==> flow/design.v <==
module AHBDCD(
  input wire [31:0] HADDR,
  output wire HSEL_S0,
  output wire HSEL_S1,
  output wire HSEL_S2,
  output wire HSEL_S3,
  output wire HSEL_S4,
  output wire HSEL_S5,
  output wire HSEL_S6,
  output wire HSEL_S7,
  output wire HSEL_S8,
  output wire HSEL_S9,
  output wire HSEL_NOMAP,
  output reg [3:0] MUX_SEL
    );
reg [15:0] dec;
assign HSEL_S0 = dec[0];    
assign HSEL_S1 = dec[1];    
assign HSEL_S2 = dec[2];    
assign HSEL_S3 = dec[3];    
assign HSEL_S4 = dec[4];    
assign HSEL_S5 = dec[5];    
assign HSEL_S6 = dec[6];    
assign HSEL_S7 = dec[7];    
assign HSEL_S8 = dec[8];    
assign HSEL_S9 = dec[9];    
assign HSEL_NOMAP = dec[15];  
always@*
begin
  case(HADDR[31:24])
    8'h00: 						 
      begin
        dec = 16'b0000_0000_00000001;
        MUX_SEL = 4'b0000;
      end
    8'h50: 						 
      begin
        dec = 16'b0000_0000_0000_0010;
        MUX_SEL = 4'b0001;
      end
    8'h51: 						 
      begin
        dec =16'b0000_0000_0000_0100;
        MUX_SEL = 4'b0010;
      end   
    8'h52:  					 
      begin
        dec = 16'b0000_0000_0000_1000;
        MUX_SEL = 4'b0011;
      end
    8'h53: 						 
      begin
        dec = 16'b0000_0000_0001_0000;
        MUX_SEL = 4'b0100;
      end
    8'h54:						 
      begin
        dec = 16'b0000_0000_0010_0000;
        MUX_SEL = 4'b0101;
      end
    8'h55:						 
      begin
        dec = 16'b0000_0000_0100_0000;
        MUX_SEL = 4'b0110;
      end
    8'h56:						 
      begin
        dec = 16'b0000_0000_1000_0000;
        MUX_SEL = 4'b0111;
      end
    8'h57: 						 
      begin
        dec = 16'b0000_0001_0000_0000;
        MUX_SEL = 4'b1000;
      end
    8'h58:						 
      begin
        dec = 16'b0000_0010_0000_0000;
        MUX_SEL = 4'b1001;
      end
    default:  
      begin
        dec = 16'b1000_0000_00000000;
        MUX_SEL = 4'b1111;
      end
  endcase
end
endmodule
module AHBMUX(
  input wire HCLK,
  input wire HRESETn,
  input wire [3:0] MUX_SEL,
  input wire [31:0] HRDATA_S0,		
  input wire [31:0] HRDATA_S1,
  input wire [31:0] HRDATA_S2,
  input wire [31:0] HRDATA_S3,
  input wire [31:0] HRDATA_S4,
  input wire [31:0] HRDATA_S5,
  input wire [31:0] HRDATA_S6,
  input wire [31:0] HRDATA_S7,
  input wire [31:0] HRDATA_S8,
  input wire [31:0] HRDATA_S9,
  input wire [31:0] HRDATA_NOMAP,
  input wire HREADYOUT_S0,
  input wire HREADYOUT_S1,
  input wire HREADYOUT_S2,
  input wire HREADYOUT_S3,
  input wire HREADYOUT_S4,
  input wire HREADYOUT_S5,
  input wire HREADYOUT_S6,
  input wire HREADYOUT_S7,
  input wire HREADYOUT_S8,
  input wire HREADYOUT_S9,
  input wire HREADYOUT_NOMAP,
  output reg HREADY,
  output reg [31:0] HRDATA
);
  reg [3:0] APHASE_MUX_SEL;			 
  always@ (posedge HCLK or negedge HRESETn)
  begin
    if(!HRESETn)
      APHASE_MUX_SEL <= 4'h0;
    else if(HREADY)						 
      APHASE_MUX_SEL <= MUX_SEL;
  end
  always@*
  begin
    case(APHASE_MUX_SEL)
      4'b0000: begin						 
        HRDATA = HRDATA_S0;
        HREADY = HREADYOUT_S0;
      end
      4'b0001: begin
        HRDATA = HRDATA_S1;
        HREADY = HREADYOUT_S1;
      end
      4'b0010: begin
        HRDATA = HRDATA_S2;
        HREADY = HREADYOUT_S2;
      end
      4'b0011: begin
        HRDATA = HRDATA_S3;
        HREADY = HREADYOUT_S3;
      end
      4'b0100: begin
        HRDATA = HRDATA_S4;
        HREADY = HREADYOUT_S4;
      end
      4'b0101: begin
        HRDATA = HRDATA_S5;
        HREADY = HREADYOUT_S5;
      end
      4'b0110: begin
        HRDATA = HRDATA_S6;
        HREADY = HREADYOUT_S6;
      end
      4'b0111: begin
        HRDATA = HRDATA_S7;
        HREADY = HREADYOUT_S7;
      end
      4'b1000: begin
        HRDATA = HRDATA_S8;
        HREADY = HREADYOUT_S8;
      end
      4'b1001: begin
        HRDATA = HRDATA_S9;
        HREADY = HREADYOUT_S9;
      end
      default: begin            
        HRDATA = HRDATA_NOMAP;
        HREADY = HREADYOUT_NOMAP;
      end
    endcase
  end
endmodule
module BAUDGEN
(
  input wire clk,
  input wire resetn,
  input wire write_enable,
  input wire [15:0] divisor,
  output wire baudtick
);
reg [21:0] count_reg;
wire [21:0] count_next;
reg [15:0] count_div;
always @ (posedge clk, negedge resetn)
  begin
    if(!resetn) begin
      count_reg <= 0;
      count_div <= 16'd162;
    end 
    else if (write_enable) begin
      count_div <= (divisor == 16'd326) ? {16'd326} :
                   (divisor == 16'd162) ? {16'd162} :
                   (divisor == 16'd81) ?  {16'd81} :
                   (divisor == 16'd54) ?  {16'd54} :
                   (divisor == 16'd27) ?  {16'd27} :
                                          {16'd162} ;
      count_reg  <= 0;
    end                                         
    else
      count_reg <= count_next;
end
assign count_next = ((count_reg == count_div) ? 0 : count_reg + 1'b1);
assign baudtick = ((count_reg == count_div) ? 1'b1 : 1'b0);
endmodule
module FIFO #(parameter DWIDTH=8, AWIDTH=1)
(
  input wire clk,
  input wire resetn,
  input wire rd,
  input wire wr,
  input wire [DWIDTH-1:0] w_data,
  output wire empty,
  output wire full,
  output wire [DWIDTH-1:0] r_data
);
  reg [DWIDTH-1:0] array_reg [2**AWIDTH-1:0];
  reg [AWIDTH-1:0] w_ptr_reg;
  reg [AWIDTH-1:0] w_ptr_next;
  reg [AWIDTH-1:0] w_ptr_succ;
  reg [AWIDTH-1:0] r_ptr_reg;
  reg [AWIDTH-1:0] r_ptr_next;
  reg [AWIDTH-1:0] r_ptr_succ;
  reg full_reg;
  reg empty_reg;
  reg full_next;
  reg empty_next;
  wire w_en;
  always @ (posedge clk)
    if(w_en)
    begin
      array_reg[w_ptr_reg] <= w_data;
    end
  assign r_data = array_reg[r_ptr_reg];   
  assign w_en = wr & ~full_reg;           
  always @ (posedge clk, negedge resetn)
  begin
    if(!resetn)
      begin
        w_ptr_reg <= 0;
        r_ptr_reg <= 0;
        full_reg <= 1'b0;
        empty_reg <= 1'b1;
      end
    else
      begin
        w_ptr_reg <= w_ptr_next;
        r_ptr_reg <= r_ptr_next;
        full_reg <= full_next;
        empty_reg <= empty_next;
      end
  end
  always @*
  begin
    w_ptr_succ = w_ptr_reg + 1;
    r_ptr_succ = r_ptr_reg + 1;
    w_ptr_next = w_ptr_reg;
    r_ptr_next = r_ptr_reg;
    full_next = full_reg;
    empty_next = empty_reg;
    case({w_en,rd})
      2'b01:
        if(~empty_reg)
          begin
            r_ptr_next = r_ptr_succ;
            full_next = 1'b0;
            if (r_ptr_succ == w_ptr_reg)
              empty_next = 1'b1;
          end
      2'b10:
        if(~full_reg)
          begin
            w_ptr_next = w_ptr_succ;
            empty_next = 1'b0;
            if (w_ptr_succ == r_ptr_reg)
              full_next = 1'b1;
          end
      2'b11:
        begin
          w_ptr_next = w_ptr_succ;
          r_ptr_next = r_ptr_succ;
        end
    endcase
  end
  assign full = full_reg;
  assign empty = empty_reg;
endmodule
module UART_TX(
  input wire clk,
  input wire resetn,
  input wire tx_start,        
  input wire b_tick,           
  input wire [7:0] d_in,       
  input wire parity_en,
  input wire parity_odd,
  output reg tx_done,          
  output wire tx               
  );
  localparam [2:0] idle_st   = 3'b000;
  localparam [2:0] start_st  = 3'b001;
  localparam [2:0] data_st   = 3'b010;
  localparam [2:0] parity_st = 3'b011;
  localparam [2:0] stop_st   = 3'b100;
  reg [2:0] current_state;
  reg [2:0] next_state;
  reg [3:0] b_reg;           
  reg [3:0] b_next;
  reg [2:0] count_reg;       
  reg [2:0] count_next;
  reg [7:0] data_reg;        
  reg [7:0] data_next;
  reg tx_reg;                
  reg tx_next;
  reg parity_reg;
  reg parity_next;
  always @(posedge clk, negedge resetn)
  begin
    if(!resetn)
      begin
        current_state <= idle_st;
        b_reg <= 0;
        count_reg <= 0;
        data_reg <= 0;
        tx_reg <= 1'b1;
        parity_reg <= 1'b0;
      end
    else
      begin
        current_state <= next_state;
        b_reg <= b_next;
        count_reg <= count_next;
        data_reg <= data_next;
        tx_reg <= tx_next;
        parity_reg <= parity_next;
      end
  end
  always @*
  begin
    next_state = current_state;
    tx_done = 1'b0;
    b_next = b_reg;
    count_next = count_reg;
    data_next = data_reg;
    tx_next = tx_reg;
    parity_next = parity_reg;
    case(current_state)
      idle_st:
      begin
        tx_next = 1'b1;
        if(tx_start)
        begin
          next_state = start_st;
          b_next = 0;
          data_next = d_in;
          parity_next = parity_en ? (parity_odd ? ~(^d_in) : ^d_in) : 1'b0;
        end
      end
      start_st:  
      begin
        tx_next = 1'b0;
        if(b_tick)
          if(b_reg==15)
            begin
              next_state = data_st;
              b_next = 0;
              count_next = 0;
            end
          else
            b_next = b_reg + 1;
      end
      data_st:  
      begin
        tx_next = data_reg[0];
        if(b_tick)
          if(b_reg == 15)
            begin
              b_next = 0;
              data_next = data_reg >> 1;
              if(count_reg == 7)     
                next_state = parity_en ? parity_st : stop_st;
              else
                count_next = count_reg + 1;
            end
          else
            b_next = b_reg + 1;
      end
      parity_st:  
      begin
        tx_next = parity_reg;
        if(b_tick)
          if(b_reg == 15)
            begin
              next_state = stop_st;
              b_next = 0;
            end
          else
            b_next = b_reg + 1;
      end
      stop_st:  
      begin
        tx_next = 1'b1;
        if(b_tick)
          if(b_reg == 15)    
            begin
              next_state = idle_st;
              tx_done = 1'b1;
            end
          else
            b_next = b_reg + 1;
      end
    endcase
  end
  assign tx = tx_reg;
endmodule
module UART_RX(
  input wire clk,
  input wire resetn,
  input wire b_tick,         
  input wire rx,             
  input wire parity_en,
  input wire parity_odd,
  output reg parity_err,
  output reg rx_done,        
  output wire [7:0] dout     
  );
  localparam [2:0] idle_st   = 3'b000;
  localparam [2:0] start_st  = 3'b001;
  localparam [2:0] data_st   = 3'b010;
  localparam [2:0] parity_st = 3'b011;
  localparam [2:0] stop_st   = 3'b100;
  reg [2:0] current_state;
  reg [2:0] next_state;
  reg [3:0] b_reg;  
  reg [3:0] b_next;
  reg [2:0] count_reg;  
  reg [2:0] count_next;
  reg [7:0] data_reg;  
  reg [7:0] data_next;
  reg parity_err_next;
  always @ (posedge clk, negedge resetn)
  begin
    if(!resetn)
      begin
        current_state <= idle_st;
        b_reg <= 0;
        count_reg <= 0;
        data_reg <=0;
        parity_err <= 1'b0;
      end
    else
      begin
        current_state <= next_state;
        b_reg <= b_next;
        count_reg <= count_next;
        data_reg <= data_next;
        parity_err <= parity_err_next;
      end
  end
  always @*
  begin
    next_state = current_state;
    b_next = b_reg;
    count_next = count_reg;
    data_next = data_reg;
    rx_done = 1'b0;
    parity_err_next = parity_err;
    case(current_state)
      idle_st:
        if(~rx)
          begin
            next_state = start_st;
            b_next = 0;
          end
      start_st:
        if(b_tick)
          if(b_reg == 7)
            begin
              next_state = data_st;
              b_next = 0;
              count_next = 0;
            end
          else
            b_next = b_reg + 1'b1;
      data_st:
        if(b_tick)
          if(b_reg == 15)
            begin
              b_next = 0;
              data_next = {rx, data_reg [7:1]};
              if(count_next == 7)  
                next_state = parity_en ? parity_st : stop_st;
              else
                count_next = count_reg + 1'b1;
            end
          else
            b_next = b_reg + 1;
      parity_st:
        if (b_tick)
          if (b_reg == 15)
            begin
              b_next = 0;
              if (parity_odd)
              begin
                if (rx == ^data_reg)  
                  parity_err_next = 1'b1;
                else
                  parity_err_next = 1'b0;
              end 
              else
              begin
                if (rx == ^data_reg)
                  parity_err_next = 1'b0;
                else
                  parity_err_next = 1'b1;
              end
              next_state = stop_st;
            end 
          else 
            b_next = b_reg + 1;
      stop_st:
        if(b_tick)
          if(b_reg == 15)  
            begin
              next_state = idle_st;
              rx_done = 1'b1;
            end
          else
           b_next = b_reg + 1;
    endcase
  end
  assign dout = data_reg;
endmodule
module AHBUART(
  input wire         HCLK,
  input wire         HRESETn,
  input wire  [31:0] HADDR,
  input wire  [1:0]  HTRANS,
  input wire  [31:0] HWDATA,
  input wire         HWRITE,
  input wire         HREADY,
  output wire        HREADYOUT,
  output wire [31:0] HRDATA,
  input wire         HSEL,
  input wire         RsRx,   
  output wire        RsTx,   
  output wire uart_irq   
);
  localparam DATA_ADDR = 8'h00;
  localparam BAUD_ADDR = 8'h04;
  localparam PARITY_ADDR = 8'h08;
  localparam STATUS_ADDR = 8'h0C;
  wire [7:0] uart_wdata;  
  wire [7:0] uart_rdata;
  wire uart_wr;
  wire uart_rd;
  wire [7:0] tx_data;
  wire [7:0] rx_data;
  wire [7:0] status;
  wire tx_full;
  wire tx_empty;
  wire rx_full;
  wire rx_empty;
  wire tx_done;
  wire rx_done;
  wire b_tick;
  reg [1:0] last_HTRANS;
  reg [31:0] last_HADDR;
  reg last_HWRITE;
  reg last_HSEL;
  reg [15:0] BAUD_DIVISOR;
  reg w_baudgen;
  reg [7:0] PARITY_REGISTER;
  wire uart_parity_err;
  always@ (posedge HCLK)
  begin
    if(HREADY)
    begin
      last_HTRANS <= HTRANS;
      last_HWRITE <= HWRITE;
      last_HSEL <= HSEL;
      last_HADDR <= HADDR;
    end
  end
  assign HREADYOUT = ~tx_full;
  assign uart_wr = last_HTRANS[1] & last_HWRITE & last_HSEL & (last_HADDR[7:0]==8'h00);
  assign uart_rd = last_HTRANS[1] & ~last_HWRITE & last_HSEL & (last_HADDR[7:0]==8'h00);
  always @(posedge HCLK, negedge HRESETn)
  begin
    if(!HRESETn)
      begin
        BAUD_DIVISOR <= 16'd326;  
        PARITY_REGISTER <= 16'd0;
        w_baudgen <= 1'b0;
      end
    else if(last_HTRANS[1] & last_HWRITE & last_HSEL &  last_HADDR[7:0] == BAUD_ADDR & HREADYOUT)
      begin
        BAUD_DIVISOR <= HWDATA[15:0];
        w_baudgen <= 1'b1;
      end
    else if(last_HTRANS[1] & last_HWRITE & last_HSEL &  last_HADDR[7:0] == PARITY_ADDR)
      begin
        PARITY_REGISTER <= HWDATA[15:0];
      end
    else
      begin
        w_baudgen <= 1'b0;
      end
  end
  assign uart_wdata = HWDATA[7:0];
  assign HRDATA = (last_HADDR[7:0] == DATA_ADDR) ? {24'h000000, uart_rdata} :
                  (last_HADDR[7:0] == BAUD_ADDR) ? {16'h0000, BAUD_DIVISOR} :
                  (last_HADDR[7:0] == PARITY_ADDR) ? {16'h0000, PARITY_REGISTER} :
                  (last_HADDR[7:0] == STATUS_ADDR) ? {24'h000000, status} :
                  32'h00000000;
  assign status = {5'b00000, tx_full, rx_empty, uart_parity_err};  
  assign uart_irq = ~rx_empty; 
  BAUDGEN uBAUDGEN(
    .clk(HCLK),
    .resetn(HRESETn),
    .write_enable(w_baudgen),
    .divisor(BAUD_DIVISOR),
    .baudtick(b_tick)
  );
  FIFO  
   #(.DWIDTH(8), .AWIDTH(4))
	uFIFO_TX 
  (
    .clk(HCLK),
    .resetn(HRESETn),
    .rd(tx_done),
    .wr(uart_wr),
    .w_data(uart_wdata[7:0]),
    .empty(tx_empty),
    .full(tx_full),
    .r_data(tx_data[7:0])
  );
  FIFO 
   #(.DWIDTH(8), .AWIDTH(4))
	uFIFO_RX(
    .clk(HCLK),
    .resetn(HRESETn),
    .rd(uart_rd),
    .wr(rx_done),
    .w_data(rx_data[7:0]),
    .empty(rx_empty),
    .full(rx_full),
    .r_data(uart_rdata[7:0])
  );
  UART_RX uUART_RX(
    .clk(HCLK),
    .resetn(HRESETn),
    .b_tick(b_tick),
    .rx(RsRx),
    .parity_en(PARITY_REGISTER[1]),
    .parity_odd(PARITY_REGISTER[0]),
    .parity_err(uart_parity_err),
    .rx_done(rx_done),
    .dout(rx_data[7:0])
  );
  UART_TX uUART_TX(
    .clk(HCLK),
    .resetn(HRESETn),
    .tx_start(!tx_empty),
    .b_tick(b_tick),
    .d_in(tx_data[7:0]),
    .parity_en(PARITY_REGISTER[1]),
    .parity_odd(PARITY_REGISTER[0]),
    .tx_done(tx_done),
    .tx(RsTx)
  );
endmodule
module prescaler(
  input wire inclk,
  input wire resetn,
  output wire outclk
    );
reg [3:0] counter;
always @(posedge inclk, negedge resetn)
  if (!resetn)
    counter <= 4'b0000;
  else
    counter <= counter + 1'b1;
assign outclk = counter == 4'b1111;
endmodule
module AHBTIMER(
	input wire HCLK,
	input wire HRESETn,
  input wire [31:0] HADDR,
  input wire [31:0] HWDATA,
  input wire [1:0] HTRANS,
  input wire HWRITE,
  input wire HSEL,
  input wire HREADY,
  input wire capture_event,
  output wire [31:0] HRDATA,
	output wire HREADYOUT,
	output wire PWM_OUT,
  output reg timer_irq
);
  localparam [7:0] LDADDR = 8'h00;    
  localparam [7:0] VALADDR = 8'h04;   
  localparam [7:0] CTLADDR = 8'h08;   
  localparam [7:0] CLRADDR = 8'h0C;   
  localparam [7:0] CMPADDR = 8'h10;
  localparam [7:0] CAPTADDR = 8'h14; 
  localparam [2:0] FREE_RUN = 3'b000;
  localparam [2:0] PERIODIC = 3'b001;
  localparam [2:0] COMPARE  = 3'b010;
  localparam [2:0] PWM      = 3'b011;
  localparam [2:0] CAPTURE  = 3'b100;
  localparam st_idle = 1'b0;
  localparam st_count = 1'b1;
  reg current_state;
  reg next_state;
  reg [31:0] value_next;
  reg timer_irq_next;
  reg t_out_next;
  reg [31:0] cap_val_next;
  reg last_HWRITE;
  reg [31:0] last_HADDR;
  reg last_HSEL;
  reg [1:0] last_HTRANS;
  reg [4:0] control;
  reg [31:0] load;
  reg clear;
  reg [31:0] value;
  reg [31:0] cmp_val;
  reg [31:0] cap_val;
  reg t_out;
  wire enable;
  wire [2:0] mode;
  wire clk16;        
  wire timerclk;
  prescaler uprescaler16(
    .inclk(HCLK),
    .resetn(HRESETn),
    .outclk(clk16)
  );
  assign HREADYOUT = 1'b1;  
  always @(posedge HCLK)
    if(HREADY)
      begin
        last_HWRITE <= HWRITE;
        last_HSEL <= HSEL;
        last_HADDR <= HADDR;
        last_HTRANS <= HTRANS;
      end
  assign timerclk = ((control[4]) ? clk16 : 1'b1);   
  assign enable = control[0];
  assign mode = (control[3:1] == FREE_RUN) ? FREE_RUN :
                (control[3:1] == PERIODIC) ? PERIODIC :
                (control[3:1] == COMPARE)  ? COMPARE  :
                (control[3:1] == PWM)      ? PWM      :
                (control[3:1] == CAPTURE)  ? CAPTURE  :
                FREE_RUN;
  always @(posedge HCLK, negedge HRESETn)
    if(!HRESETn)
      control <= 5'b00000;
    else if(last_HWRITE & last_HSEL & last_HTRANS[1])
      if(last_HADDR[7:0] == CTLADDR)
        control <= HWDATA[4:0];
  always @(posedge HCLK, negedge HRESETn)
    if(!HRESETn)
      load <= 32'h0000_0000;
    else if(last_HWRITE & last_HSEL & last_HTRANS[1])
      if(last_HADDR[7:0] == LDADDR)
        load <= HWDATA;
  always @(posedge HCLK, negedge HRESETn)
    if(!HRESETn)
      cmp_val <= 32'h0000_0000;
    else if(last_HWRITE & last_HSEL & last_HTRANS[1])
      if(last_HADDR[7:0] == CMPADDR)
        cmp_val <= HWDATA;
  always @(posedge HCLK, negedge HRESETn)
    if(!HRESETn)
      clear <= 1'b0;
    else if(last_HWRITE & last_HSEL & last_HTRANS[1])
      if(last_HADDR[7:0] == CLRADDR)
        clear <= HWDATA[0];
  always @(posedge HCLK, negedge HRESETn)
    if(!HRESETn)
      timer_irq <= 1'b0;
    else
      timer_irq <= timer_irq_next;
  always @(posedge HCLK, negedge HRESETn)
    if(!HRESETn)
      begin
        current_state <= st_idle;
        value <= 32'h0000_0000;
        t_out <= 1'b1;
        cap_val <= 32'h0000_0000;
      end
    else
      begin
        value <= value_next;
        current_state <= next_state;
        t_out <= t_out_next;
        cap_val <= cap_val_next;
      end
  always @*
  begin
    next_state = current_state;
    value_next = value;
    t_out_next = t_out;
    cap_val_next = cap_val;
    timer_irq_next = (clear) ? 0 : timer_irq;
    case(current_state)
      st_idle:
        if(enable && timerclk)
            begin
              value_next = load;
              next_state = st_count;
              t_out_next = 1'b1;
            end
      st_count:
        if(enable && timerclk)
        begin
          case(mode)
            FREE_RUN: begin
                        if (value == 32'h0000_0000)
                          begin
                            timer_irq_next = 1;
                          end
                        value_next = value - 1;
                      end
            PERIODIC: begin
                        if (value == 32'h0000_0000)
                          begin
                            timer_irq_next = 1;
                            value_next = load;
                          end
                        else
                          value_next = value - 1;
                      end
            COMPARE: begin
                        if (value == cmp_val)
                          begin
                            timer_irq_next = 1;
                            value_next = load;
                          end
                        else
                          value_next = value - 1;
                      end
            PWM: begin
                   if (value == cmp_val)
                     begin
                       timer_irq_next = 1;
                       t_out_next = 1'b0;
                       value_next = value - 1;
                     end
                    else if (value == 32'h0000_0000)
                      begin
                        timer_irq_next = 1;
                        t_out_next = 1'b1;
                        value_next = load;
                      end
                   else
                     value_next = value - 1;
                 end
            CAPTURE: begin
                 if(capture_event)
                   begin
                     cap_val_next = value;
                     timer_irq_next = 1;
                   end
                   value_next = value - 1;
                end
            default: begin
                       value_next = value - 1;
                     end
          endcase
        end
    endcase
  end
  assign HRDATA = (last_HADDR[7:0] == LDADDR) ? load :
                  (last_HADDR[7:0] == VALADDR) ? value :
                  (last_HADDR[7:0] == CTLADDR) ? control :
                  (last_HADDR[7:0] == CMPADDR) ? cmp_val :
                  (last_HADDR[7:0] == CAPTADDR) ? cap_val :
                   32'h0000_0000;
  assign PWM_OUT = t_out;
endmodule
module AHBGPIO(
  input wire HCLK,
  input wire HRESETn,
  input wire [31:0] HADDR,
  input wire [1:0] HTRANS,
  input wire [31:0] HWDATA,
  input wire HWRITE,
  input wire HSEL,
  input wire HREADY,
  input wire [15:0] GPIOIN,
  output wire HREADYOUT,
  output wire [31:0] HRDATA,
  output wire [15:0] GPIOOUT,
  output wire gpio_irq   
  );
  localparam [7:0] gpio_data_addr = 8'h00;
  localparam [7:0] gpio_dir_addr  = 8'h04;
  localparam [7:0] gpio_mask_addr = 8'h08;
  reg [15:0] gpio_dataout;
  reg [15:0] gpio_datain;
  reg [15:0] gpio_dir;
  reg [15:0] gpio_data_next;
  reg [15:0] gpio_mask;
  reg [31:0] last_HADDR;
  reg [1:0] last_HTRANS;
  reg last_HWRITE;
  reg last_HSEL;
  integer i;
  assign HREADYOUT = 1'b1;
  always @(posedge HCLK)
  begin
    if(HREADY)
    begin
      last_HADDR <= HADDR;
      last_HTRANS <= HTRANS;
      last_HWRITE <= HWRITE;
      last_HSEL <= HSEL;
    end
  end
  always @(posedge HCLK, negedge HRESETn)
  begin
    if(!HRESETn)
    begin
      gpio_mask <= 16'h0000;
    end
    else if ((last_HADDR[7:0] == gpio_mask_addr) & last_HSEL & last_HWRITE & last_HTRANS[1])
      gpio_mask <= HWDATA[15:0];
  end
  always @(posedge HCLK, negedge HRESETn)
  begin
    if(!HRESETn)
    begin
      gpio_dir <= 16'h0000;
    end
    else if ((last_HADDR[7:0] == gpio_dir_addr) & last_HSEL & last_HWRITE & last_HTRANS[1])
      gpio_dir <= HWDATA[15:0];
  end
  always @(posedge HCLK, negedge HRESETn)
  begin
    if(!HRESETn)
    begin
      gpio_dataout <= 16'h0000;
    end
    else if ((last_HADDR[7:0] == gpio_data_addr) & last_HSEL & last_HWRITE & last_HTRANS[1])
      gpio_dataout <= ((gpio_dataout & ~(gpio_mask & gpio_dir)) | (HWDATA[15:0] & (gpio_mask & gpio_dir)));
  end
  always @(posedge HCLK, negedge HRESETn)
  begin
    if (!HRESETn)
      gpio_datain <= 16'h0000;
    else begin
      for(i=0; i<16; i=i+1)
      begin
        if(gpio_dir[i] == 1'b1)
          gpio_datain[i] <= gpio_dataout[i];
        else
          gpio_datain[i] <= GPIOIN[i];
      end
    end
  end  
  reg [15:0] prev_GPIOIN;
  reg        gpio_irq_reg;
  always @(posedge HCLK, negedge HRESETn)
  begin
    if (!HRESETn) begin
      prev_GPIOIN  <= 16'h0000;
      gpio_irq_reg <= 1'b0;
    end
    else begin
      if ((GPIOIN & ~gpio_dir) != (prev_GPIOIN & ~gpio_dir))
        gpio_irq_reg <= 1'b1;
      else
        gpio_irq_reg <= 1'b0;
      prev_GPIOIN <= GPIOIN;
    end
  end
  assign gpio_irq = gpio_irq_reg;
  assign HRDATA[31:16] = 16'h0000;
  assign HRDATA[15:0] = gpio_datain;  
  assign GPIOOUT = gpio_dataout;
endmodule
module AHB7SEGDEC(
  input wire HCLK,
  input wire HRESETn,
  input wire [31:0] HADDR,
  input wire [31:0] HWDATA,
  input wire [1:0] HTRANS,
  input wire HWRITE,
  input wire HSEL,
  input wire HREADY,
  output [31:0] HRDATA,
  output HREADYOUT,
  output [6:0] seg,
  output [3:0] an,
  output dp
  );
  localparam [7:0] DIGIT1_ADDR = 4'h0;
  localparam [7:0] DIGIT2_ADDR = 4'h4;
  localparam [7:0] DIGIT3_ADDR = 4'h8;
  localparam [7:0] DIGIT4_ADDR = 4'hC;
  localparam [7:0] DISP_ADDR = 8'h10;
  reg last_HWRITE;
  reg [31:0] last_HADDR;
  reg last_HSEL;
  reg [1:0] last_HTRANS;
  reg [7:0] DIGIT1;
  reg [7:0] DIGIT2;
  reg [7:0] DIGIT3; 
  reg [7:0] DIGIT4;
  reg DISP;
  assign HREADYOUT = 1'b1;  
  always @(posedge HCLK)
    if(HREADY)
      begin
        last_HWRITE <= HWRITE;
        last_HSEL <= HSEL;
        last_HADDR <= HADDR;
        last_HTRANS <= HTRANS;
      end
  always @(posedge HCLK, negedge HRESETn)
  begin
    if(!HRESETn)
	 begin
      DIGIT1 <= 7'b0_0101;
		DIGIT2 <= 7'b0_1110;
		DIGIT3 <= 7'b0_0000;
		DIGIT4 <= 7'b0_0001;
        DISP <= 1'b0;
	 end
    else if(last_HWRITE & last_HSEL & last_HTRANS[1])
	 begin
		if(last_HADDR[7:0] == DIGIT1_ADDR)
        	DIGIT1 <= HWDATA[7:0];
		else if(last_HADDR[7:0] == DIGIT2_ADDR)
			DIGIT2 <= HWDATA[7:0];
		else if(last_HADDR[7:0] == DIGIT3_ADDR)
			DIGIT3 <= HWDATA[7:0];
		else if(last_HADDR[7:0] == DIGIT4_ADDR)
			DIGIT4 <= HWDATA[7:0];
    else if(last_HADDR[7:0] == DISP_ADDR)
			DISP <= HWDATA[7:0];
	  end
	end
  assign HRDATA = (last_HADDR[7:0] == DIGIT1_ADDR) ? {24'h000_0000,DIGIT1} :
                  (last_HADDR[7:0] == DIGIT2_ADDR) ? {24'h000_0000,DIGIT2} :
                  (last_HADDR[7:0] == DIGIT3_ADDR) ? {24'h000_0000,DIGIT3} :
                  (last_HADDR[7:0] == DIGIT4_ADDR) ? {24'h000_0000,DIGIT4} :
                  (last_HADDR[7:0] == DISP_ADDR)   ? {31'h000_0000,DISP}   :
                   32'h0000_0000;
  reg [31:0] counter;
  reg [3:0] ring;
  wire [7:0] code;
  wire [6:0] seg_out;
  assign seg = ~seg_out;
  assign an = ~ring;
  always @(posedge HCLK or negedge HRESETn)
  begin
	if(!HRESETn)
		counter <= 32'h0000_0000;
	else
		counter <= counter + 1'b1;
  end
  always @(posedge HCLK or negedge HRESETn)
  begin
	if(!HRESETn)
		ring <= 4'b0001;
	else if (counter[15:0] == 16'h7FFF)
		ring <= {ring[2:0],ring[3]};
  end
  assign code =
	(ring == 4'b0001) ? DIGIT1[7:0] :
	(ring == 4'b0010) ? DIGIT2[7:0] :
	(ring == 4'b0100) ? DIGIT3[7:0] :
	(ring == 4'b1000) ? DIGIT4[7:0] :
		4'b1110;
	assign dp = ~code[7];
parameter A      = 7'b0000001;
parameter B      = 7'b0000010;
parameter C      = 7'b0000100;
parameter D      = 7'b0001000;
parameter E      = 7'b0010000;
parameter F      = 7'b0100000;
parameter G      = 7'b1000000;
wire [6:0] hex_decoded;
assign hex_decoded =
    (code[6:0] == 7'h0) ? (A|B|C|D|E|F) :
    (code[6:0] == 7'h1) ? (B|C) :
    (code[6:0] == 7'h2) ? (A|B|G|E|D) :
    (code[6:0] == 7'h3) ? (A|B|C|D|G) :
    (code[6:0] == 7'h4) ? (F|B|G|C) :
    (code[6:0] == 7'h5) ? (A|F|G|C|D) : 
    (code[6:0] == 7'h6) ? (A|F|G|C|D|E) :
    (code[6:0] == 7'h7) ? (A|B|C) :
    (code[6:0] == 7'h8) ? (A|B|C|D|E|F|G) :
    (code[6:0] == 7'h9) ? (A|B|C|D|F|G) :
    (code[6:0] == 7'ha) ? (A|F|B|G|E|C) :
    (code[6:0] == 7'hb) ? (F|G|C|D|E) :
    (code[6:0] == 7'hc) ? (A|F|E|D) :
    (code[6:0] == 7'hd) ? (B|C|D|E|G) :
    (code[6:0] == 7'he) ? (A|F|G|E|D) :
    (code[6:0] == 7'hf) ? (A|F|G|E) : 7'b000_0000;
wire [6:0] decimal_decoded;
assign decimal_decoded =
    (code[6:0] == 7'h0) ? (A|B|C|D|E|F) :
    (code[6:0] == 7'h1) ? (B|C) :
    (code[6:0] == 7'h2) ? (A|B|G|E|D) :
    (code[6:0] == 7'h3) ? (A|B|C|D|G) :
    (code[6:0] == 7'h4) ? (F|B|G|C) :
    (code[6:0] == 7'h5) ? (A|F|G|C|D) :
    (code[6:0] == 7'h6) ? (A|F|G|C|D|E) :
    (code[6:0] == 7'h7) ? (A|B|C) :
    (code[6:0] == 7'h8) ? (A|B|C|D|E|F|G) :
    (code[6:0] == 7'h9) ? (A|B|C|D|F|G) :
    7'b000_0000;    
assign seg_out = (DISP) ? decimal_decoded : hex_decoded;
endmodule
module AHBPERIPH(
  input  wire        HCLK,
  input  wire        HRESETn,
  input  wire [31:0] HADDR,
  input  wire [1:0]  HTRANS,
  input  wire        HWRITE,
  input  wire [31:0] HWDATA,
  output wire [31:0] HRDATA,
  output wire        HREADY,
  input  wire        RsRx,
  output wire        RsTx,
  input  wire        capture_event,
  output wire        PWM_OUT,
  input  wire [15:0] GPIOIN,
  output wire [15:0] GPIOOUT,
  output wire [6:0]  seg,
  output wire        dp,
  output wire [3:0]  an,
  output wire        uart_irq,
  output wire        timer_irq,
  output wire        gpio_irq
);
  wire [3:0]  mux_sel;
  wire        hsel_uart, hsel_timer, hsel_gpio, hsel_7seg;
  wire [31:0] hrdata_uart, hrdata_timer, hrdata_gpio, hrdata_7seg;
  wire        hready_uart, hready_timer, hready_gpio, hready_7seg;
  AHBDCD uAHBDCD (
    .HADDR(HADDR),
    .HSEL_S0(),
    .HSEL_S1(),
    .HSEL_S2(hsel_uart),
    .HSEL_S3(hsel_timer),
    .HSEL_S4(hsel_gpio),
    .HSEL_S5(hsel_7seg),
    .HSEL_S6(),
    .HSEL_S7(),
    .HSEL_S8(),
    .HSEL_S9(),
    .HSEL_NOMAP(),
    .MUX_SEL(mux_sel)
  );
  AHBMUX uAHBMUX (
    .HCLK(HCLK),
    .HRESETn(HRESETn),
    .MUX_SEL(mux_sel),
    .HRDATA_S0(32'h0000_0000),
    .HRDATA_S1(32'h0000_0000),
    .HRDATA_S2(hrdata_uart),
    .HRDATA_S3(hrdata_timer),
    .HRDATA_S4(hrdata_gpio),
    .HRDATA_S5(hrdata_7seg),
    .HRDATA_S6(32'h0000_0000),
    .HRDATA_S7(32'h0000_0000),
    .HRDATA_S8(32'h0000_0000),
    .HRDATA_S9(32'h0000_0000),
    .HRDATA_NOMAP(32'hDEADBEEF),
    .HREADYOUT_S0(1'b1),
    .HREADYOUT_S1(1'b1),
    .HREADYOUT_S2(hready_uart),
    .HREADYOUT_S3(hready_timer),
    .HREADYOUT_S4(hready_gpio),
    .HREADYOUT_S5(hready_7seg),
    .HREADYOUT_S6(1'b1),
    .HREADYOUT_S7(1'b1),
    .HREADYOUT_S8(1'b1),
    .HREADYOUT_S9(1'b1),
    .HREADYOUT_NOMAP(1'b1),
    .HRDATA(HRDATA),
    .HREADY(HREADY)
  );
  AHBUART uAHBUART (
    .HCLK(HCLK),
    .HRESETn(HRESETn),
    .HADDR(HADDR),
    .HTRANS(HTRANS),
    .HWDATA(HWDATA),
    .HWRITE(HWRITE),
    .HREADY(HREADY),
    .HREADYOUT(hready_uart),
    .HRDATA(hrdata_uart),
    .HSEL(hsel_uart),
    .RsRx(RsRx),
    .RsTx(RsTx),
    .uart_irq(uart_irq)
  );
  AHB7SEGDEC uAHB7SEGDEC (
    .HCLK(HCLK),
    .HRESETn(HRESETn),
    .HADDR(HADDR),
    .HTRANS(HTRANS),
    .HWDATA(HWDATA),
    .HWRITE(HWRITE),
    .HREADY(HREADY),
    .HREADYOUT(hready_7seg),
    .HRDATA(hrdata_7seg),
    .HSEL(hsel_7seg),
    .seg(seg),
    .an(an),
    .dp(dp)
  );
  AHBTIMER uAHBTIMER (
    .HCLK(HCLK),
    .HRESETn(HRESETn),
    .HADDR(HADDR),
    .HTRANS(HTRANS),
    .HWDATA(HWDATA),
    .HWRITE(HWRITE),
    .HREADY(HREADY),
    .HREADYOUT(hready_timer),
    .HRDATA(hrdata_timer),
    .PWM_OUT(PWM_OUT),
    .HSEL(hsel_timer),
    .capture_event(capture_event),
    .timer_irq(timer_irq)
  );
  AHBGPIO uAHBGPIO (
    .HCLK(HCLK),
    .HRESETn(HRESETn),
    .HADDR(HADDR),
    .HWRITE(HWRITE),
    .HWDATA(HWDATA),
    .HTRANS(HTRANS),
    .HSEL(hsel_gpio),
    .HREADY(HREADY),
    .GPIOIN(GPIOIN),
    .HREADYOUT(hready_gpio),
    .HRDATA(hrdata_gpio),
    .GPIOOUT(GPIOOUT),
    .gpio_irq(gpio_irq)
  );
endmodule
# [From RTL to reports: AHBPERIPH]
# Tool output for the design above, in the order of the flow.
# Line numbers count from 1 in the design file above.
# Operators carry their Yosys type and port widths (W data, S select, Z words).
# Library cell names are shortened.
# A cell with n/a has no value.
[inputs] top="AHBPERIPH" clock_port="HCLK" cell_library="sky130hd" lib_corner="tt_025C_1v80"

# [Word level]
# Counts by Yosys on the flattened word-level netlist (proc, flatten, opt, wreduce; memories kept). Register bits leave out memories and registers merged into their read ports (data or address). Print and check cells are left out.
# Memory sizes are those after Yosys's memory passes, which may raise the word count (mostly to a power of two), join words into wider ones and drop unused or constant bits.
[word_totals] reg_bits=432 ramBits=256 memories=2 input_bits=87
[memory_table] name="uAHBUART.uFIFO_RX.array_reg" words=16 word_bits=8 read_ports=1 wr=1 line=219 text="reg [DWIDTH-1:0] array_reg [2**AWIDTH-1:0];"
[memory_table] name="uAHBUART.uFIFO_TX.array_reg" words=16 word_bits=8 read_ports=1 wr=1 line=219
[op_classes] add_sub_neg=13 n_eq=121 n_mux=202 logic=47 n_reduce_logical=60
[ops] operator="$mux W32" n=21
[ops] operator="$mux W7" n=27
[ops] operator="$pmux W32 S5" n=1
[ops] operator="$mux W3" n=35
[ops] operator="$mux W8" n=13
[ops] operator="$pmux W32 S3" n=1
[ops] operator="$and A16 B16 Y16" n=5
[ops] operator="$eq A8 B7 Y1 const B" n=9
[ops] operator="$mux W4" n=18
[ops] operator="$pmux W32 S2" n=1
[ops] operator="$pmux W6 S10" n=1
[ops] operator="$mux W1" n=60
[ops] operator="$eq A7 B4 Y1 const B" n=8
[ops] operator="$ne A2 B2 Y1 const B" n=24
[ops] operator="$mux W22" n=2
[ops] operator="$pmux W4 S10" n=1
[ops] operator="$not A16 Y16" n=2
[ops] operator="$reduce_and A2 Y1" n=16
[ops] operator="$add A32 B1 Y32 const B" n=1
[ops] operator="$sub A32 B1 Y32 const B" n=1
[ops] operator="$eq A32 B32 Y1" n=1
[ops] operator="$logic_not A32 Y1" n=1
[ops] operator="$add A4 B1 Y4 const B" n=8
[ops] operator="$pmux W4 S2" n=4
[ops] operator="$pmux W3 S5" n=2
[ops] operator="$eq A7 B3 Y1 const B" n=4
[ops] operator="$and A1 B1 Y1" n=24
[ops] operator="$ne A2 B1 Y1 const B" n=12
# Not listed: further kinds 55, cells in them 140.

# [Longest topological paths]
# Longest topological path by Yosys (ltp), each cell counted once; first at word level (registers and memories cut), then after technology mapping (sequential cells cut; the memories' decode and read muxes count).
[logic_depth] word_depth=24 abc_area=0 ltp_mapped=11 mapped_depth_nobuf=10

# [Netlist]
# Yosys stat after the flow's synthesis: flattened, memories mapped to cells. It holds for the ABC_AREA given above (unset counts as 0); a run with the other value may have another netlist.
# The area totals of this step are shown rounded.
[mapped] stdcells=2299 area_um2=30000 seqArea_um2=18000 flip_flops=675
[by_type] type="dfrtp_1" n=384 area_total_um2=9.61E+03
[by_type] type="edfxtp_1" n=270 area_total_um2=8.11E+03
[by_type] type="mux2_2" n=224 area_total_um2=2.52E+03
[by_type] type="mux4_2" n=76 area_total_um2=1.71E+03
[by_type] type="xnor2_1" n=115 area_total_um2=1.01E+03
[by_type] type="o21ai_0" n=116 area_total_um2=580.557
[by_type] type="nand2_1" n=149 area_total_um2=559.286
[by_type] type="dfstp_2" n=21 area_total_um2=551.779
[by_type] type="nor2_1" n=125 area_total_um2=469.2
[by_type] type="a22oi_1" n=52 area_total_um2=390.374
[by_type] type="clkbuf_1" n=100 area_total_um2=375.36
[by_type] type="mux2i_1" n=33 area_total_um2=330.317
[by_type] type="nand3_1" n=59 area_total_um2=295.283
[by_type] type="a21oi_1" n=56 area_total_um2=280.269
[by_type] type="nor3_1" n=53 area_total_um2=265.254
[by_type] type="ha_1" n=21 area_total_um2=262.752
[by_type] type="a22o_1" n=25 area_total_um2=218.96
[by_type] type="inv_1" n=58 area_total_um2=217.709
# Other cell types: 54; their cells: 362.
# By module: a second synthesis without flattening, with its own total; a netlist apart from the flattened one above.
[unflattened] hier_cells=2983 area_unflattened_um2=36000
# Rows give one instance, submodules left out.
[by_module] module="FIFO" n_inst=2 n_cells=308 mod_area_um2=5600 seq_area_um2=4100
[by_module] module="AHBTIMER" n_inst=1 n_cells=749 mod_area_um2=8000 seq_area_um2=3800
[by_module] module="AHBGPIO" n_inst=1 n_cells=230 mod_area_um2=3700 seq_area_um2=2400
[by_module] module="AHBMUX" n_inst=1 n_cells=519 mod_area_um2=3600 seq_area_um2=100
[by_module] module="AHB7SEGDEC" n_inst=1 n_cells=293 mod_area_um2=3400 seq_area_um2=1700
[by_module] module="AHBUART" n_inst=1 n_cells=135 mod_area_um2=1800 seq_area_um2=960
[by_module] module="BAUDGEN" n_inst=1 n_cells=176 mod_area_um2=1700 seq_area_um2=780
[by_module] module="UART_TX" n_inst=1 n_cells=113 mod_area_um2=1200 seq_area_um2=550
[by_module] module="UART_RX" n_inst=1 n_cells=101 mod_area_um2=1100 seq_area_um2=530
[by_module] module="AHBDCD" n_inst=1 n_cells=39 mod_area_um2=270 seq_area_um2=0.0
[by_module] module="prescaler" n_inst=1 n_cells=10 mod_area_um2=150 seq_area_um2=100
[by_module] module="AHBPERIPH" n_inst=1 n_cells=2 mod_area_um2=7.5 seq_area_um2=0.0

# [Worst setup path after synthesis]
# Path of least setup slack by OpenSTA after synthesis, without wires, with an ideal clock, recovery checks aside; 20% of the period is set as input and as output delay. Where synthesis merged equal registers, the netlist keeps one of their names.
[synth_timing] kind="reg-to-output" start="reg (no name shown)" end="out HRDATA[3]" period_ns=10.0 out_delay_ns=2.000 t_first_pin_ns=0.000 t_arrival_ns=2.446 required_ns=8.000 setup_slack_ns=5.554 delay_ns=2.446 stages=8 synth_period_reached_ns=4.446
# "delay_ns" is the arrival time less input delay plus setup time.
# A path that ends at an output port has no setup time.
# "stages" counts driving pins, that of a launching flip-flop among them; a cell with two outputs on the path counts twice.
# "synth_period_reached_ns" is the clock period less the worst setup slack; recovery checks do not enter. This is arithmetic on one report: input and output delays are still those of the set period (20% each).
# The rows between start and end are the longest chain of elaborated cells between them; the timing report does not say that the signal goes this way. Where chains are equally long, one stands for them.
# Each line given opens the expression or statement behind the cell; cells for indexed reads and writes are added by Yosys, which also makes memories of some case tables.
[synth_via] path_cell_list="edfxtp_1 > nor4_1 > nand3_1 > nor2_1 > clkbuf_1 > clkbuf_1 > a21oi_1 > o31ai_1" elab_chain_len=7 cone_cells=19
[synth_rtl] element="$eq A8 B5 Y1" line=881 text="(last_HADDR[7:0] == CAPTADDR) ? cap_val :"
[synth_rtl] element="$mux W32" line=881
[synth_rtl] element="$mux W32" line=880 text="(last_HADDR[7:0] == CMPADDR) ? cmp_val :"
[synth_rtl] element="$mux W32" line=879 text="(last_HADDR[7:0] == CTLADDR) ? control :"
[synth_rtl] element="$mux W32" line=878 text="(last_HADDR[7:0] == VALADDR) ? value :"
[synth_rtl] element="$mux W32" line=877 text="assign HRDATA = (last_HADDR[7:0] == LDADDR) ? load :"
[synth_rtl] element="$pmux W32 S5" line=128 text="case(APHASE_MUX_SEL)"
[synth_rtl] element="end, declared" line=1128 text="output wire [31:0] HRDATA,"

# [Path in the finished layout]
# From the final timing report of stored run 1: the path of least setup slack in the routed layout; clock arrival at registers is part of the times.
[layout_timing] kind="reg-to-output" start="reg uAHB7SEGDEC.last_HADDR[7]" end="out HRDATA[0]" period_ns=6.41 out_delay_ns=1.28 t_first_pin_ns=0.63 t_arrival_ns=3.61 required_ns=5.13 setup_slack_ns=1.52 stages=10
# The rows between start and end are the longest chain of elaborated cells between them; the timing report does not say that the signal goes this way. Where chains are equally long, one stands for them.
[layout_via] path_cell_list="edfxtp_1 > nor4_1 > buf_4 > nand3_1 > buf_4 > o221ai_1 > a21oi_1 > a2111oi_1 > o21ai_1 > clkdlybuf4s50_1" elab_chain_len=7 cone_cells=21
[layout_rtl] element="start, declared" line=1007 text="reg [31:0] last_HADDR;"
[layout_rtl] element="$eq A8 B5 Y1" line=1052 text="(last_HADDR[7:0] == DISP_ADDR)   ? {31'h000_0000,DISP}   :"
[layout_rtl] element="$mux W1" line=1052
[layout_rtl] element="$mux W32" line=1051 text="(last_HADDR[7:0] == DIGIT4_ADDR) ? {24'h000_0000,DIGIT4} :"
[layout_rtl] element="$mux W32" line=1050 text="(last_HADDR[7:0] == DIGIT3_ADDR) ? {24'h000_0000,DIGIT3} :"
[layout_rtl] element="$mux W32" line=1049 text="(last_HADDR[7:0] == DIGIT2_ADDR) ? {24'h000_0000,DIGIT2} :"
[layout_rtl] element="$mux W32" line=1048 text="assign HRDATA = (last_HADDR[7:0] == DIGIT1_ADDR) ? {24'h000_0000,DIGIT1} :"
[layout_rtl] element="$pmux W32 S5" line=128 text="case(APHASE_MUX_SEL)"
[layout_rtl] element="end, declared" line=1128 text="output wire [31:0] HRDATA,"

Settings and measured results of 4 stored flow runs for module AHBPERIPH (sky130hd), not sorted in any way. The constraints put input and output delay at 20% of the set period each and load the outputs with 0.01 pF.
"achieved_clock_period_ns" means the clock period less the worst setup slack. The figure is calculated, with input and output delays left at 20% of the set period.
"worst_path_allowed_less_slack_ns" is the time allowed to the run's worst setup path (the clock period less input and output delay, where it has them) less its slack. Clock arrival times count: a late capture clock shortens it, a late launch clock lengthens it.
"final_power_uw": no workload was simulated; the value follows from the tool's default switching activity.
The results are shown rounded.

[flow] stored run 1: files
==> flow/run.sh <==
#!/bin/bash
# the make line also repeats the synthesis and layout settings of config.mk as NAME=value (left out here)
make -C /OpenROAD-flow-scripts/flow DESIGN_CONFIG=/design/flow/config.mk WORK_HOME=/design/flow/orfs CLKGATE_MAP_FILE= finish
==> flow/config.mk <==
export PLATFORM = sky130hd
export DESIGN_NAME = AHBPERIPH
export DESIGN_NICKNAME = AHBPERIPH
export VERILOG_FILES = /design/flow/design.v
export SDC_FILE = /design/flow/constraint.sdc
export NUM_CORES = 4
export LEC_CHECK = 0
export CAP_MARGIN = 20
export CORE_ASPECT_RATIO = 1.86
export CORE_MARGIN = 2
export CORE_UTILIZATION = 32
export CTS_CLUSTER_DIAMETER = 303
export CTS_CLUSTER_SIZE = 87
export GPL_ROUTABILITY_DRIVEN = 0
export GPL_TIMING_DRIVEN = 1
export HOLD_SLACK_MARGIN = 0.17
export MAX_ROUTING_LAYER = met5
export MIN_ROUTING_LAYER = met1
export PLACE_DENSITY_LB_ADDON = 0.15
export SETUP_SLACK_MARGIN = 1.46
export SLEW_MARGIN = 5
export TNS_END_PERCENT = 50
==> flow/constraint.sdc <==
create_clock -name core_clock -period 6.41 [get_ports {HCLK}]
set_input_delay 1.2820 -clock core_clock [delete_from_list [all_inputs] [get_ports {HCLK}]]
set_output_delay 1.2820 -clock core_clock [all_outputs]
set_load 0.01 [all_outputs]

[flow] stored run 1: metrics
[metrics] yosys.chip_area_um2 = 30000
[metrics] final_die_area_um2 = 98000
[metrics] cell_area_final_um2 = 34000
[metrics] post_route_util_pct = 36
[metrics] ws_setup_ns = 1.5
[metrics] final_setup_tns_ns = 0.000
[metrics] final_power_uw = 7200
[metrics] achieved_clock_period_ns = 4.891
[metrics] worst_path_allowed_less_slack_ns = 3.61
[metrics] worst_setup_path_type = reg-to-output

[flow] stored run 2: files
==> flow/run.sh <==
#!/bin/bash
# the make line also repeats the synthesis and layout settings of config.mk as NAME=value (left out here)
make -C /OpenROAD-flow-scripts/flow DESIGN_CONFIG=/design/flow/config.mk WORK_HOME=/design/flow/orfs CLKGATE_MAP_FILE= finish
==> flow/config.mk <==
export PLATFORM = sky130hd
export DESIGN_NAME = AHBPERIPH
export DESIGN_NICKNAME = AHBPERIPH
export VERILOG_FILES = /design/flow/design.v
export SDC_FILE = /design/flow/constraint.sdc
export NUM_CORES = 4
export LEC_CHECK = 0
export CAP_MARGIN = 25
export CORE_MARGIN = 5
export CORE_UTILIZATION = 63
export CTS_CLUSTER_SIZE = 87
export PLACE_DENSITY = 0.71
export SLEW_MARGIN = 0
==> flow/constraint.sdc <==
create_clock -name core_clock -period 9.17 [get_ports {HCLK}]
set_input_delay 1.8340 -clock core_clock [delete_from_list [all_inputs] [get_ports {HCLK}]]
set_output_delay 1.8340 -clock core_clock [all_outputs]
set_load 0.01 [all_outputs]

[flow] stored run 2: metrics
[metrics] yosys.chip_area_um2 = 30000
[metrics] final_die_area_um2 = 53000
[metrics] cell_area_final_um2 = 35000
[metrics] post_route_util_pct = 73
[metrics] ws_setup_ns = 2.4
[metrics] final_setup_tns_ns = 0.000
[metrics] final_power_uw = 6900
[metrics] achieved_clock_period_ns = 6.740
[metrics] worst_path_allowed_less_slack_ns = 4.91
[metrics] worst_setup_path_type = reg-to-output

[flow] stored run 3: files
==> flow/run.sh <==
#!/bin/bash
# the make line also repeats the synthesis and layout settings of config.mk as NAME=value (left out here)
make -C /OpenROAD-flow-scripts/flow DESIGN_CONFIG=/design/flow/config.mk WORK_HOME=/design/flow/orfs CLKGATE_MAP_FILE= finish
==> flow/config.mk <==
export PLATFORM = sky130hd
export DESIGN_NAME = AHBPERIPH
export DESIGN_NICKNAME = AHBPERIPH
export VERILOG_FILES = /design/flow/design.v
export SDC_FILE = /design/flow/constraint.sdc
export NUM_CORES = 4
export LEC_CHECK = 0
export CAP_MARGIN = 20
export CORE_MARGIN = 2
export CORE_UTILIZATION = 42
export PLACE_DENSITY = 0.6
export SLEW_MARGIN = 20
==> flow/constraint.sdc <==
create_clock -name core_clock -period 7.3 [get_ports {HCLK}]
set_input_delay 1.4600 -clock core_clock [delete_from_list [all_inputs] [get_ports {HCLK}]]
set_output_delay 1.4600 -clock core_clock [all_outputs]
set_load 0.01 [all_outputs]

[flow] stored run 3: metrics
[metrics] yosys.chip_area_um2 = 30000
[metrics] final_die_area_um2 = 75000
[metrics] cell_area_final_um2 = 35000
[metrics] post_route_util_pct = 49
[metrics] ws_setup_ns = 1.1
[metrics] final_setup_tns_ns = 0.000
[metrics] final_power_uw = 8700
[metrics] achieved_clock_period_ns = 6.245
[metrics] worst_path_allowed_less_slack_ns = 4.79
[metrics] worst_setup_path_type = reg-to-output

[flow] stored run 4: files
==> flow/run.sh <==
#!/bin/bash
# the make line also repeats the synthesis and layout settings of config.mk as NAME=value (left out here)
make -C /OpenROAD-flow-scripts/flow DESIGN_CONFIG=/design/flow/config.mk WORK_HOME=/design/flow/orfs CLKGATE_MAP_FILE= finish
==> flow/config.mk <==
export PLATFORM = sky130hd
export DESIGN_NAME = AHBPERIPH
export DESIGN_NICKNAME = AHBPERIPH
export VERILOG_FILES = /design/flow/design.v
export SDC_FILE = /design/flow/constraint.sdc
export NUM_CORES = 4
export LEC_CHECK = 0
export ABC_AREA = 0
export CAP_MARGIN = 15
export CORE_MARGIN = 7
export CORE_UTILIZATION = 55
export MAX_ROUTING_LAYER = met5
export MIN_ROUTING_LAYER = met2
export PLACE_DENSITY_LB_ADDON = 0.29
export SETUP_SLACK_MARGIN = -0.43
export SLEW_MARGIN = 20
==> flow/constraint.sdc <==
create_clock -name core_clock -period 5.67 [get_ports {HCLK}]
set_input_delay 1.1340 -clock core_clock [delete_from_list [all_inputs] [get_ports {HCLK}]]
set_output_delay 1.1340 -clock core_clock [all_outputs]
set_load 0.01 [all_outputs]

[flow] stored run 4: metrics
[metrics] yosys.chip_area_um2 = 30000
[metrics] final_die_area_um2 = 62000
[metrics] cell_area_final_um2 = 35000
[metrics] post_route_util_pct = 63
[metrics] ws_setup_ns = -0.15
[metrics] final_setup_tns_ns = -0.15
[metrics] final_power_uw = 11000
[metrics] achieved_clock_period_ns = 5.817
[metrics] worst_path_allowed_less_slack_ns = 4.68
[metrics] worst_setup_path_type = reg-to-output
